==> flow/design.v <==
module alu_top (
    input clk,
    input [15:0] a,
    input [15:0] b,
    input [5:0] alufn,
    input fail,
    output reg z,
    output reg v,
    output reg n,
    output reg [15:0] out
  );
  reg [15:0] a_q;
  reg [15:0] b_q;
  reg [5:0] alufn_q;
  reg fail_q;
  wire alu_z;
  wire alu_v;
  wire alu_n;
  wire [15:0] alu_out;
  alu_13 alu (
    .a(a_q),
    .b(b_q),
    .alufn(alufn_q),
    .fail(fail_q),
    .z(alu_z),
    .v(alu_v),
    .n(alu_n),
    .out(alu_out)
  );
  always @(posedge clk) begin
    a_q <= a;
    b_q <= b;
    alufn_q <= alufn;
    fail_q <= fail;
    z <= alu_z;
    v <= alu_v;
    n <= alu_n;
    out <= alu_out;
  end
endmodule

module adder16_15 (
    input [5:0] alufn,
    input [15:0] a,
    input [15:0] b,
    output reg z,
    output reg v,
    output reg n,
    output reg [15:0] addOUT
  );
  reg [15:0] out;
  always @* begin
    out = $signed(a) + $signed(b ^ {5'h10{alufn[0+0-:1]}}) + alufn[0+0-:1];
    addOUT = out;
    z = (~|out);
    v = (a[15+0-:1] & (b[15+0-:1] ^ alufn[0+0-:1]) & ~out[15+0-:1]) | (~a[15+0-:1] & ~(b[15+0-:1] ^ alufn[0+0-:1]) & out[15+0-:1]);
    n = out[15+0-:1];
  end
endmodule
module bool16_16 (
    input [5:0] alufn,
    input [15:0] a,
    input [15:0] b,
    output reg [15:0] boolOUT
  );
  always @* begin
    case (alufn[0+3-:4])
      4'h6: begin
        boolOUT = a ^ b;
      end
      4'h8: begin
        boolOUT = a & b;
      end
      4'ha: begin
        boolOUT = a;
      end
      4'he: begin
        boolOUT = a | b;
      end
      default: begin
        boolOUT = 1'h0;
      end
    endcase
  end
endmodule
module shift16_17 (
    input [5:0] alufn,
    input [15:0] a,
    input [15:0] b,
    output reg [15:0] shiftOUT
  );
  always @* begin
    case (alufn[0+1-:2])
      2'h0: begin
        shiftOUT = a << b;
      end
      2'h1: begin
        shiftOUT = a >> b;
      end
      2'h3: begin
        shiftOUT = $signed(a) >>> $signed(b);
      end
      default: begin
        shiftOUT = a;
      end
    endcase
  end
endmodule
module cmp16_18 (
    input [5:0] alufn,
    input z,
    input v,
    input n,
    output reg [15:0] compOUT
  );
  always @* begin
    case (alufn[1+1-:2])
      2'h1: begin
        compOUT = {15'h0000, z};
      end
      2'h2: begin
        compOUT = {15'h0000, v ^ n};
      end
      2'h3: begin
        compOUT = {15'h0000, z | (v ^ n)};
      end
      default: begin
        compOUT = 1'h0;
      end
    endcase
  end
endmodule
module muldiv16_19 (
    input [5:0] alufn,
    input [15:0] a,
    input [15:0] b,
    output reg z,
    output reg v,
    output reg n,
    output reg [15:0] muldivOUT
  );
  reg [31:0] out;
  always @* begin
    case (alufn[1+1-:2])
      2'h1: begin
        out = $signed(a) * $signed(b);
        z = (~|(out[0+15-:16]));
        if (a != 1'h0 && $signed(out[0+15-:16]) / $signed(a) != $signed(b)) begin
          v = 1'h1;
        end else begin
          v = 1'h0;
        end
        n = a[15+0-:1] ^ b[15+0-:1];
      end
      2'h2: begin
        if (b == 1'h0) begin
          out = 1'h0;
          z = 1'h0;
          v = 1'h0;
          n = 1'h0;
        end else begin
          out = $signed(a) / $signed(b);
          z = (~|(out[0+15-:16]));
          n = a[15+0-:1] ^ b[15+0-:1];
          v = 1'h0;
        end
      end
      2'h3: begin
        if (b == 1'h0) begin
          out = 1'h0;
          z = 1'h0;
          v = 1'h0;
          n = 1'h0;
        end else begin
          out = a - (a / b * b);
          z = (~|(out[0+15-:16]));
          n = out[15+0-:1];
          v = 1'h0;
        end
      end
      default: begin
        out = 1'h0;
        z = 1'h0;
        v = 1'h0;
        n = 1'h0;
      end
    endcase
    muldivOUT = out[0+15-:16];
  end
endmodule
module alu_13 (
    input [15:0] a,
    input [15:0] b,
    input [5:0] alufn,
    input fail,
    output reg z,
    output reg v,
    output reg n,
    output reg [15:0] out
  );
  wire [1-1:0] M_adder16_z;
  wire [1-1:0] M_adder16_v;
  wire [1-1:0] M_adder16_n;
  wire [16-1:0] M_adder16_addOUT;
  reg [6-1:0] M_adder16_alufn;
  reg [16-1:0] M_adder16_a;
  reg [16-1:0] M_adder16_b;
  adder16_15 adder16 (
    .alufn(M_adder16_alufn),
    .a(M_adder16_a),
    .b(M_adder16_b),
    .z(M_adder16_z),
    .v(M_adder16_v),
    .n(M_adder16_n),
    .addOUT(M_adder16_addOUT)
  );
  wire [16-1:0] M_bool16_boolOUT;
  reg [6-1:0] M_bool16_alufn;
  reg [16-1:0] M_bool16_a;
  reg [16-1:0] M_bool16_b;
  bool16_16 bool16 (
    .alufn(M_bool16_alufn),
    .a(M_bool16_a),
    .b(M_bool16_b),
    .boolOUT(M_bool16_boolOUT)
  );
  wire [16-1:0] M_shift16_shiftOUT;
  reg [6-1:0] M_shift16_alufn;
  reg [16-1:0] M_shift16_a;
  reg [16-1:0] M_shift16_b;
  shift16_17 shift16 (
    .alufn(M_shift16_alufn),
    .a(M_shift16_a),
    .b(M_shift16_b),
    .shiftOUT(M_shift16_shiftOUT)
  );
  wire [16-1:0] M_cmp16_compOUT;
  reg [6-1:0] M_cmp16_alufn;
  reg [1-1:0] M_cmp16_z;
  reg [1-1:0] M_cmp16_v;
  reg [1-1:0] M_cmp16_n;
  cmp16_18 cmp16 (
    .alufn(M_cmp16_alufn),
    .z(M_cmp16_z),
    .v(M_cmp16_v),
    .n(M_cmp16_n),
    .compOUT(M_cmp16_compOUT)
  );
  wire [1-1:0] M_muldiv16_z;
  wire [1-1:0] M_muldiv16_v;
  wire [1-1:0] M_muldiv16_n;
  wire [16-1:0] M_muldiv16_muldivOUT;
  reg [6-1:0] M_muldiv16_alufn;
  reg [16-1:0] M_muldiv16_a;
  reg [16-1:0] M_muldiv16_b;
  muldiv16_19 muldiv16 (
    .alufn(M_muldiv16_alufn),
    .a(M_muldiv16_a),
    .b(M_muldiv16_b),
    .z(M_muldiv16_z),
    .v(M_muldiv16_v),
    .n(M_muldiv16_n),
    .muldivOUT(M_muldiv16_muldivOUT)
  );
  reg [15:0] outT;
  always @* begin
    M_adder16_alufn = alufn;
    M_adder16_a = a;
    M_adder16_b = b;
    z = M_adder16_z;
    v = M_adder16_v;
    n = M_adder16_n;
    M_bool16_alufn = alufn;
    M_bool16_a = a;
    M_bool16_b = b;
    M_shift16_alufn = alufn;
    M_shift16_a = a;
    M_shift16_b = b;
    M_cmp16_alufn = alufn;
    M_cmp16_z = M_adder16_z;
    M_cmp16_v = M_adder16_v;
    M_cmp16_n = M_adder16_n;
    M_muldiv16_alufn = alufn;
    M_muldiv16_a = a;
    M_muldiv16_b = b;
    case (alufn[4+1-:2])
      2'h0: begin
        if (alufn[1+1-:2] == 2'h0) begin
          outT = M_adder16_addOUT;
        end else begin
          outT = M_muldiv16_muldivOUT;
          z = M_muldiv16_z;
          v = M_muldiv16_v;
          n = M_muldiv16_n;
        end
      end
      2'h1: begin
        outT = M_bool16_boolOUT;
      end
      2'h2: begin
        outT = M_shift16_shiftOUT;
      end
      2'h3: begin
        outT = M_cmp16_compOUT;
      end
    endcase
    out = outT ^ fail;
  end
endmodule
# --- Step by step through the tools: alu_top ---
# Tool output for the design above, in the order of the flow.
# Lines are those of the file above, counted from 1.
# Cell names lack the library's common part.
setup:
  design: "alu_top"
  clock_port: "clk"
  cell_library: "sky130hd"
  corner: "tt_025C_1v80"

# --- Word-level counts ---
# Yosys after proc, flatten, opt, wreduce and memory -nomap, before mapping. Enables and synchronous resets that opt folds into registers are not counted as muxes. Memory bits, and registers merged into a memory's read port (data or address), are not among the register bits. Print and check cells are not counted.
bits:
  regBits: 58
  in_bits: 40
  output_inout_bits: 19
  elab_cells: 86
op_classes:
  add_sub_neg: 3
  multipliers: 2
  div_mod_pow: 3
  n_eq: 13
  shift: 3
  n_mux: 22
  n_logic: 17
  reduce_and_logical: 15
ops:
  columns: ["op", "n"]
  rows:
  - ["32-bit by 32-bit divider with 32-bit output", 1]
  - ["16-bit by 16-bit divider with 32-bit output", 1]
  - ["32-bit by 16-bit multiplier with 16-bit output", 1]
  - ["16-bit by 16-bit divider with 16-bit output", 1]
  - ["16-bit by 16-bit multiplier with 16-bit output", 1]
  - ["16-bit parallel mux with 4-bit select", 2]
  - ["16-bit parallel mux with 3-bit select", 2]
  - ["16-bit OR reduction", 4]
  - ["16-bit 2-to-1 mux", 3]
  - ["16-bit bitwise XOR", 2]
  - ["16-bit by 1-bit adder with 16-bit output", 1]
  - ["16-bit by 1-bit bitwise XOR with 16-bit output", 1]
  - ["16-bit adder", 1]
  - ["16-bit subtractor", 1]
  - ["16-bit != test", 1]
  - ["16-bit AND", 1]
  - ["16-bit bitwise OR", 1]
  - ["16-bit by 16-bit left shift with 16-bit output", 1]
  - ["16-bit by 16-bit >> shifter with 16-bit output", 1]
  - ["16-bit by 16-bit >>> shifter with 16-bit output", 1]
  - ["16-bit zero test", 1]
  - ["16-bit nonzero test", 1]
  - ["4-bit == test with constant B", 3]
  - ["2-bit == test with constant B", 5]
  - ["1-bit parallel mux with 3-bit select", 3]
  - ["1-bit 2-to-1 mux", 9]
  - ["2-bit by 1-bit == test with 1-bit output with constant B", 3]
  - ["2-bit zero test", 3]
# Not listed: further kinds 9, cells in them 22.

# --- Logic depth ---
# Longest topological path by Yosys (ltp), each cell counted once; first at word level (registers and memories cut), then after technology mapping (sequential cells cut; the memories' decode and read muxes count).
logic_depth:
  depth_word: 11
  ABC_AREA: 1
  mapped_depth: 679
  mapped_depth_nobuf: 656

# --- After synthesis ---
# Source: synth_stat.txt of the flow (Yosys; design flattened, memories mapped). It holds for the ABC_AREA given above (unset counts as 0); a run with the other value may have another netlist.
# The area totals of this step are shown rounded.
types:
  columns: ["type", "n", "type_area_um2"]
  rows:
  - ["ha_1", 703, 8.8E+03]
  - ["nand2_1", 1792, 6.73E+03]
  - ["inv_1", 1157, 4.34E+03]
  - ["fa_1", 177, 3.54E+03]
  - ["xor2_1", 276, 2.42E+03]
  - ["a21oi_1", 415, 2.08E+03]
  - ["xnor2_1", 185, 1.62E+03]
  - ["nor2_1", 395, 1.48E+03]
  - ["o21ai_0", 288, 1.44E+03]
  - ["nand3_1", 269, 1.35E+03]
  - ["dfxtp_1", 58, 1.16E+03]
  - ["or2_2", 88, 550.528]
  - ["o21bai_1", 64, 480.461]
  - ["o21ai_1", 75, 375.36]
  - ["nor3_1", 59, 295.283]
  - ["clkbuf_1", 76, 285.274]
  - ["o211ai_1", 38, 285.274]
  - ["o2111ai_1", 32, 280.269]
# Not listed: further types 66, cells in them 607.
synth_totals:
  stdcells: 6754
  area_um2: 41900
  sequential_area_um2: 1160
  ff_cells: 58
  buf_cells: 183

# --- Worst setup path after synthesis ---
# OpenSTA on the mapped netlist: ideal clock, no wires. The path of least setup slack (recovery checks aside). Input and output delay are each 20% of the period. Register names are those of the netlist, which keeps one name where synthesis merged equal registers.
synth_path:
  kind: "reg2reg"
  start: "register alufn_q[1]"
  end: "register out[15]"
  period_ns: 80.0
  setup_ns: 0.115
  t_first_pin_ns: 0.000
  t_arrival_ns: 79.252
  required_time_ns: 79.885
  slack_ns: 0.633
  path_delay_ns: 79.367
  path_stages: 623
  path_buffers: 28
  synth_period_reached_ns: 79.367
# "path_delay_ns" = arrival - input delay + setup time.
# "path_stages" counts driving pins, that of a launching flip-flop among them; a cell with two outputs on the path counts twice.
# "synth_period_reached_ns" is the clock period less the worst setup slack; recovery checks do not enter. This is arithmetic on one report: input and output delays are still those of the set period (20% each).
synth_between:
  path_cell_list: "dfxtp_1 buf_6 inv_4 nor2_4 nand2_4 buf_6 clkbuf_1 clkbuf_1 o21ai_0 ha_1 nor2_1 xor2_1 nand2_1 inv_1 nand4_1 nor2_1 nand2_1 nor2_1 [587 not listed] ha_1 a21oi_1 o21bai_1 a21oi_1 inv_1 a21oi_1 nand3b_1 nand2_1 nand2_1 nand2_1 nand2_1 nand2_1 nand2_1 nand3b_1 nand3_1 nand2_1 nand2_1 nand2_1"
  cone_cells: 17
  classes_between: "eq/ne: 9; mux: 5; logic: 1; reduce/logical: 2"
synth_lines:
  columns: ["item", "line_no", "source"]
  rows:
  - ["start, declared", 14, "reg [5:0] alufn_q;"]
  - ["start, assigned", 33, "alufn_q <= alufn;"]
  - ["end, assigned", 38, "out <= alu_out;"]
  - ["end, declared", 10, "output reg [15:0] out"]
# No chain of elaborated cells between the ends is given.

# --- Path in the finished layout ---
# Path of least setup slack in the final report of entry A (OpenROAD, finished layout, wires in). Where an end is a register, its clock arrival counts in the times.
layout_path:
  kind: "reg2reg"
  start: "register alufn_q[4]"
  end: "register out[15]"
  period_ns: 80.0
  setup_ns: 0.10
  t_first_pin_ns: 0.35
  t_arrival_ns: 75.02
  required_time_ns: 80.25
  slack_ns: 5.23
  path_stages: 624
  path_buffers: 22
layout_between:
  path_cell_list: "dfxtp_4 nor2_4 buf_4 nand2_4 buf_4 o21ai_2 nand2_1 nor2_1 nand3_1 nand3_1 nand2_2 nor2_4 nand3_2 nor2_4 nand2_2 nor2_4 ha_4 inv_2 [588 not listed] ha_4 inv_2 o21bai_1 a21oi_1 inv_1 a21oi_2 nand3b_1 nand2_1 nand2_1 nand2_1 nand2_1 nand2_1 nand2_1 nand3b_1 nand3_4 nand2_2 nand2_2 nand2_1"
  cone_cells: 6
  cone_lines: 2
  classes_between: "eq/ne: 3; mux: 1; logic: 1; reduce/logical: 1"
layout_lines:
  columns: ["item", "line_no", "source"]
  rows:
  - ["start, declared", 14, "reg [5:0] alufn_q;"]
  - ["start, assigned", 33, "alufn_q <= alufn;"]
  - ["end, assigned", 38, "out <= alu_out;"]
  - ["end, declared", 10, "output reg [15:0] out"]
# No chain of elaborated cells between the ends is given.

Subject: alu_top on sky130hd, stored results

Hello all,

Measured results for alu_top: 2 stored runs of the Yosys and OpenROAD flow on sky130hd. The settings differ; the order carries no meaning. The constraints put input and output delay at 20% of the set period each and load the outputs with 0.01 pF.
"period_reached_ns": clock period set for the run, less the worst setup slack. It is reckoned from that one timing run; input and output delays stay at 20% of the period that was set.
"worst_path_ns" means the part of the period allowed to the worst setup path (the constraints hold back 20% at inputs and 20% at outputs) less its slack; where the path has registers, the arrival times of their clocks count too.
Results are given in rounded form.

--- entry A ---
==> flow/run.sh <==
#!/bin/bash
# the make line also repeats the synthesis and layout settings of config.mk as NAME=value (left out here)
make -C /OpenROAD-flow-scripts/flow DESIGN_CONFIG=/design/flow/config.mk WORK_HOME=/design/flow/orfs CLKGATE_MAP_FILE= finish
==> flow/config.mk <==
export PLATFORM = sky130hd
export DESIGN_NAME = alu_top
export DESIGN_NICKNAME = alu_top
export VERILOG_FILES = /design/flow/design.v
export SDC_FILE = /design/flow/constraint.sdc
export NUM_CORES = 4
export LEC_CHECK = 0
export ABC_AREA = 1
export CAP_MARGIN = 20
export CORE_MARGIN = 2
export CORE_UTILIZATION = 40
export HOLD_SLACK_MARGIN = 0.03
export SLEW_MARGIN = 20
==> flow/constraint.sdc <==
create_clock -name core_clock -period 80.0 [get_ports {clk}]
set_input_delay 16.0000 -clock core_clock [delete_from_list [all_inputs] [get_ports {clk}]]
set_output_delay 16.0000 -clock core_clock [all_outputs]
set_load 0.01 [all_outputs]

==> results, as YAML <==
results:
  worstSetupSlack_ns: 5.23
  yosys.chip_area_um2: 41900
  finalUtil_pct: 49.3
  period_reached_ns: 74.769
  hold_worst_slack_ns: 0.434
  worst_path_ns: 74.77
  worstPathKind: "reg2reg"
  design_die_area_um2: 107000

--- entry B ---
==> flow/run.sh <==
#!/bin/bash
# the make line also repeats the synthesis and layout settings of config.mk as NAME=value (left out here)
make -C /OpenROAD-flow-scripts/flow DESIGN_CONFIG=/design/flow/config.mk WORK_HOME=/design/flow/orfs CLKGATE_MAP_FILE= finish
==> flow/config.mk <==
export PLATFORM = sky130hd
export DESIGN_NAME = alu_top
export DESIGN_NICKNAME = alu_top
export VERILOG_FILES = /design/flow/design.v
export SDC_FILE = /design/flow/constraint.sdc
export NUM_CORES = 4
export LEC_CHECK = 0
export CAP_MARGIN = 25
export CELL_PAD_IN_SITES_DETAIL_PLACEMENT = 2
export CELL_PAD_IN_SITES_GLOBAL_PLACEMENT = 0
export CORE_ASPECT_RATIO = 1.89
export CORE_MARGIN = 2
export CORE_UTILIZATION = 22
export CTS_CLUSTER_DIAMETER = 395
export CTS_CLUSTER_SIZE = 45
export HOLD_SLACK_MARGIN = 0.01
export MAX_ROUTING_LAYER = met5
export PLACE_DENSITY_LB_ADDON = 0.16
export SETUP_SLACK_MARGIN = -2.0
export SLEW_MARGIN = 35
==> flow/constraint.sdc <==
create_clock -name core_clock -period 47.4 [get_ports {clk}]
set_input_delay 9.4800 -clock core_clock [delete_from_list [all_inputs] [get_ports {clk}]]
set_output_delay 9.4800 -clock core_clock [all_outputs]
set_load 0.01 [all_outputs]

==> results, as YAML <==
results:
  worstSetupSlack_ns: -23.1
  yosys.chip_area_um2: 43300
  finalUtil_pct: 34.8
  period_reached_ns: 70.522
  hold_worst_slack_ns: 0.445
  worst_path_ns: 70.52
  worstPathKind: "reg2reg"
  design_die_area_um2: 200000

Thanks
